==> flow/design.v <==
`timescale 1ns/1ps
`default_nettype none
module adder_1(a, b, c_in, sum, c_out);
input wire a, b, c_in;
output logic sum, c_out;
logic sum0;
logic sum1;
logic carry0;
logic carry1;
always_comb begin
  sum0 = a ^ b;
  sum = sum0 ^ c_in;
  carry0 = a & b;
  carry1 = sum0 & c_in;
  c_out = carry1 | carry0; 
end
endmodule
`timescale 1ns/1ps
`default_nettype none
module eight_input_adder(neighbors, sum);
input  wire [7:0] neighbors;
output logic [3:0] sum;
logic s1, c1, s2, c2, s3, c3, c4, s4, c5, c6;
adder_1 FA1 (.a(neighbors[0]), .b(neighbors[1]), .c_in(neighbors[2]), .sum(s1), .c_out(c1));
adder_1 FA2 (.a(neighbors[3]), .b(neighbors[4]), .c_in(neighbors[5]), .sum(s2), .c_out(c2));
adder_1 FA3 (.a(s1), .b(s2), .c_in(neighbors[6]), .sum(s3), .c_out(c3));
adder_1 HA1 (.a(s3), .b(neighbors[7]), .c_in(1'b0), .sum(sum[0]), .c_out(c4));
adder_1 FA4 (.a(c1), .b(c2), .c_in(c3), .sum(s4), .c_out(c5));
adder_1 HA2 (.a(s4), .b(c4), .c_in(1'b0), .sum(sum[1]), .c_out(c6));
adder_1 HA3 (.a(c5), .b(c6), .c_in(1'b0), .sum(sum[2]), .c_out(sum[3]));
endmodule
module equality_comparator(a, b, out);
input wire [3:0] a;
input wire [3:0] b;
output logic out;
logic [3:0] xor_out;
always_comb begin
    xor_out = a ^ b;
    out = ~xor_out[0] & ~xor_out[1] & ~xor_out[2] & ~xor_out[3];
end
endmodule
`default_nettype none
`timescale 1ns/1ps
module conway_cell(clk, rst, ena, state_0, state_d, state_q, neighbors);
input wire clk;
input wire rst;
input wire ena;
input wire state_0;
output logic state_d;
output logic state_q;
input wire [7:0] neighbors;
logic [3:0] sum;
eight_input_adder eight_input_adder_inst (.neighbors(neighbors), .sum(sum));
logic three_neighbors;
logic two_neighbors;
logic two_or_three_neighbors;
equality_comparator two_neighbors_comparator (.a(sum), .b(4'b0010), .out(two_neighbors));
equality_comparator three_neighbors_comparator (.a(sum), .b(4'b0011), .out(three_neighbors));
always_comb begin
	two_or_three_neighbors = three_neighbors | two_neighbors;
	state_d = (~ state_q & three_neighbors) | (state_q & two_or_three_neighbors);
end
always_ff @(posedge clk) begin : delay
	state_q <= rst ? state_0 : (ena ? state_d : state_q);
end 
endmodule
`default_nettype none  
module main(clk, rst, ena, state_0, cells);
parameter N = 16;  
parameter M = N + 2;  
input wire clk;
input wire rst;
input wire ena;
input wire [N*N-1:0] state_0;
output logic [N*N-1:0] cells;
wire [M*M-1:0] bordered_cells_q;  
wire [M*M-1:0] bordered_cells_d;
logic [M*M-1:0] bordered_cells_0;  
function int cell_index(int i, int j);
  cell_index = M*j + i;
endfunction
generate
  genvar i;
  genvar j;
  for (i = 0; i < M; i = i + 1) begin : cells_x
    for (j = 0; j < M; j = j + 1) begin : cells_y
      if ( (i > 0) && (i < (M-1)) && (j > 0) && (j < (M-1)) ) begin
        assign bordered_cells_0[cell_index(i, j)] = state_0[N*(j-1) + (i-1)];
        conway_cell CELL(
          .clk(clk), .rst(rst), .ena(ena),
          .neighbors({
            bordered_cells_q[cell_index(i-1, j-1)],
            bordered_cells_q[cell_index(i-1, j  )],
            bordered_cells_q[cell_index(i-1, j+1)],
            bordered_cells_q[cell_index(i  , j+1)],
            bordered_cells_q[cell_index(i+1, j+1)],
            bordered_cells_q[cell_index(i+1, j  )],
            bordered_cells_q[cell_index(i+1, j-1)],
            bordered_cells_q[cell_index(i  , j-1)]
          }),
          .state_0(bordered_cells_0[cell_index(i, j)]),
          .state_d(bordered_cells_d[cell_index(i, j)]),
          .state_q(bordered_cells_q[cell_index(i, j)])
        );
      end else begin  
        assign bordered_cells_0[cell_index(i,j)] = 1'b0;
        assign bordered_cells_q[cell_index(i,j)] = bordered_cells_0[cell_index(i,j)];
        assign bordered_cells_d[cell_index(i,j)] = 0;
      end
    end
  end
  for (i = 0; i < N; i = i + 1) begin : unborder
    always_comb begin
        cells[N*(i+1)-1:N*i] = bordered_cells_q[M*(i+2)-2:M*(i+1)+1];
    end
  end
endgenerate
endmodule
`default_nettype wire  
# From RTL to reports: main

Tool output for the design above, in the order of the flow.
Line numbers count from 1 in the design file above.
Operators carry their Yosys type and port widths (W data, S select, Z words).
Library cell names are shortened.
Not given: -

Top: main
Clock port: clk
Standard-cell library: sky130hd
Library corner: tt_025C_1v80

# Elaborated design

Yosys after proc, flatten, opt, wreduce and memory -nomap, before mapping. Memory bits, and registers merged into a memory's read port (data or address), are not among the register bits. Print and check cells are not counted. Equal cells are merged and count once.

Register bits: 256
Bits of input ports: 259
Output and inout bits: 256

Bitwise logic cells: 9706
Multiplexer cells: 512
Reductions and logical operators: 1

Operators by type and width:

| cell               | count |
| $and A1 B1 Y1      | 4274 |
| $xor A1 B1 Y1      | 2292 |
| $not A1 Y1         | 1503 |
| $or A1 B1 Y1       | 1381 |
| $not A2 Y2         | 256 |
| $mux W1            | 512 |
| $reduce_bool A2 Y1 | 1 |

# Longest topological paths

Yosys ltp: most cells in a row. Word level: on the elaborated netlist, between registers, memories and ports. Mapped: between sequential cells and ports; inverters and the memories' decode and read muxes count.

Word-level depth: 17
ABC_AREA: 1
Gate-level depth with buffers: 11
Depth with buffers taken out: 11

# After synthesis

Source: synth_stat.txt of the flow (Yosys; design flattened, memories mapped). It holds for the ABC_AREA given above (unset counts as 0); a run with the other value may have another netlist.
Totals and module areas in this step are rounded.

Mapped flip-flops: 256
Sequential part of the area: 0.00769 sq mm
Cell count: 5961
Mapped area: 0.0521 sq mm

Cells by type:

| type     | count |
| fa_1     | 900 |
| ha_1     | 779 |
| inv_1    | 2209 |
| edfxtp_1 | 256 |
| nand2_1  | 767 |
| buf_4    | 257 |
| nor2_1   | 480 |
| nand3_1  | 252 |
| buf_6    | 28 |
| buf_2    | 28 |
| o21ai_0  | 4 |
| or2_1    | 1 |

# Timing after synthesis

Source: OpenSTA report_checks on the synthesized netlist (no wires, ideal clock, input and output delay 20% of the period each), path of least setup slack; recovery checks are left aside. Register names are those of the netlist, which keeps one name where synthesis merged equal registers.

Kind: in2reg
Start point: in rst
End point: reg cells_x[10].cells_y[10].genblk1.CELL.state_q
Stages on the path: 4
Arrival time: 6.964 ns
Delay of the path: 6.601 ns
Data required time: 4.363 ns
Buffers on the path: 3
External input delay: 1.000 ns
Slack: -2.600 ns
Clock period: 5.0 ns
Period reached after synthesis: 7.6 ns

"delay of the path" = arrival - input delay + setup time.
"stages on the path": output pins that drive a net of the path, with the launching flip-flop's if there is one; two outputs of one cell count as two.
"period reached after synthesis" is the clock period less the worst setup slack; recovery checks do not enter. This is arithmetic on one report: input and output delays are still those of the set period (20% each).
The rows between start and end are the longest chain of elaborated cells between them; the timing report does not say that the signal goes this way. Where chains are equally long, one stands for them.
A line is the first line of the expression or statement that the cell stems from. Yosys adds cells for indexed reads and writes and turns some case tables into memories.
The path ends at the enable pin of a flip-flop; only ways to that pin are counted.

Path through: buf_4 buf_6 buf_6 or2_1
Length of the longest elaborated chain: 1
Elaborated cells on any way between the ends: 1
Source lines of those cells: 0

Ends and longest elaborated chain, after synthesis:

| what               | line | source |
| start: declaration | 72   | `input wire rst;` |
| $reduce_bool A2 Y1 | -    |  |
| end: assignment    | 64   | `state_q <= rst ? state_0 : (ena ? state_d : state_q);` |
| end: declaration   | 50   | `output logic state_q;` |

# Timing after layout

Path of least setup slack in the final report of job 1 (OpenROAD, finished layout, wires in). Where an end is a register, its clock arrival counts in the times.

Kind: reg2reg
Start point: reg cells_x[3].cells_y[5].genblk1.CELL.state_q
End point: reg cells_x[3].cells_y[6].genblk1.CELL.state_q
Slack: -0.82 ns
Stages on the path: 13
Buffers on the path: 2
Clock period: 2.23 ns
Arrival time: 3.40 ns
Data required time: 2.58 ns

The rows between start and end are the longest chain of elaborated cells between them; the timing report does not say that the signal goes this way. Where chains are equally long, one stands for them.

Path through: edfxtp_1 buf_4 buf_6 fa_1 inv_2 fa_2 fa_1 inv_2 ha_4 ha_4 nor2_1 nand3_1 nand2_1
Length of the longest elaborated chain: 17
Elaborated cells on any way between the ends: 39
Source lines of those cells: 9

Ends and longest elaborated chain, post-layout:

| what               | line | source |
| start: declaration | 50   | `output logic state_q;` |
| start: assignment  | 64   | `state_q <= rst ? state_0 : (ena ? state_d : state_q);` |
| $xor A1 B1 Y1      | 11   | `sum0 = a ^ b;` |
| $xor A1 B1 Y1      | 12   | `sum = sum0 ^ c_in;` |
| $xor A1 B1 Y1      | 11   |  |
| $and A1 B1 Y1      | 14   | `carry1 = sum0 & c_in;` |
| $or A1 B1 Y1       | 15   | `c_out = carry1 \| carry0;` |
| $xor A1 B1 Y1      | 12   |  |
| $xor A1 B1 Y1      | 11   |  |
| $not A2 Y2         | -    |  |
| $not A1 Y1         | 39   | `out = ~xor_out[0] & ~xor_out[1] & ~xor_out[2] & ~xor_out[3];` |
| $and A1 B1 Y1 x3   | 39   |  |
| $or A1 B1 Y1       | 60   | `two_or_three_neighbors = three_neighbors \| two_neighbors;` |
| $and A1 B1 Y1      | 61   | `state_d = (~ state_q & three_neighbors) \| (state_q & two_or_three_neighbors);` |
| $or A1 B1 Y1       | 61   |  |
| $mux W1 x2         | 64   |  |
| end: assignment    | 64   |  |
| end: declaration   | 50   |  |

# Flow runs of main

Design main on sky130hd. What follows are 4 stored runs of the flow, each under its own settings; their order means nothing. The constraints put input and output delay at 20% of the set period each and load the outputs with 0.01 pF.
"reached clock period" is the run's clock period less its worst setup slack. It is reckoned from that one timing run; input and output delays stay at 20% of the period that was set.
The measured numbers are rounded.
Among the settings, n/a means not set for that run.

| item                                    | job 1  | job 2  | job 3  | job 4  |
| ABC_AREA                                | 1      | 1      | n/a    | n/a    |
| CAP_MARGIN                              | 15     | 30     | 20     | 15     |
| CELL_PAD_IN_SITES_GLOBAL_PLACEMENT      | 1      | 1      | n/a    | 3      |
| CORE_MARGIN                             | 10     | 10     | 2      | 3      |
| CORE_UTILIZATION                        | 57     | 57     | 45     | 39     |
| CTS_CLUSTER_DIAMETER                    | 260    | 68     | n/a    | n/a    |
| CTS_CLUSTER_SIZE                        | 34     | 34     | n/a    | 39     |
| HOLD_SLACK_MARGIN                       | 0.12   | -0.1   | n/a    | n/a    |
| MAX_ROUTING_LAYER                       | met4   | met4   | n/a    | n/a    |
| MIN_ROUTING_LAYER                       | met1   | met2   | n/a    | n/a    |
| PLACE_DENSITY_LB_ADDON                  | 0.05   | 0.07   | n/a    | 0.2    |
| SETUP_SLACK_MARGIN                      | 0.01   | 0.22   | n/a    | n/a    |
| period_ns                               | 2.23   | 2.23   | 3.66   | 3.54   |
| SLEW_MARGIN                             | 20     | 20     | 20     | 20     |
| PLACE_DENSITY                           | n/a    | n/a    | 0.6    | n/a    |
| CELL_PAD_IN_SITES_DETAIL_PLACEMENT      | n/a    | n/a    | n/a    | 1      |
| CORE_ASPECT_RATIO                       | n/a    | n/a    | n/a    | 0.54   |
| GPL_ROUTABILITY_DRIVEN                  | n/a    | n/a    | n/a    | 1      |
| GPL_TIMING_DRIVEN                       | n/a    | n/a    | n/a    | 1      |
| TNS_END_PERCENT                         | n/a    | n/a    | n/a    | 70     |
| standard-cell area after layout (sq mm) | 0.0694 | 0.0711 | 0.0589 | 0.0604 |
| setup total negative slack (ns)         | -166   | -177   | 0.000  | 0.000  |
| total die area (sq mm)                  | 0.104  | 0.104  | 0.114  | 0.133  |
| utilization after routing               | 0.768  | 0.787  | 0.534  | 0.481  |
| reached clock period (ns)               | 3.049  | 3.066  | 3.500  | 3.450  |
| worst setup slack after layout (ns)     | -0.819 | -0.836 | 0.160  | 0.090  |
| synthesized cell area (sq mm)           | 0.0521 | 0.0521 | 0.0499 | 0.0499 |
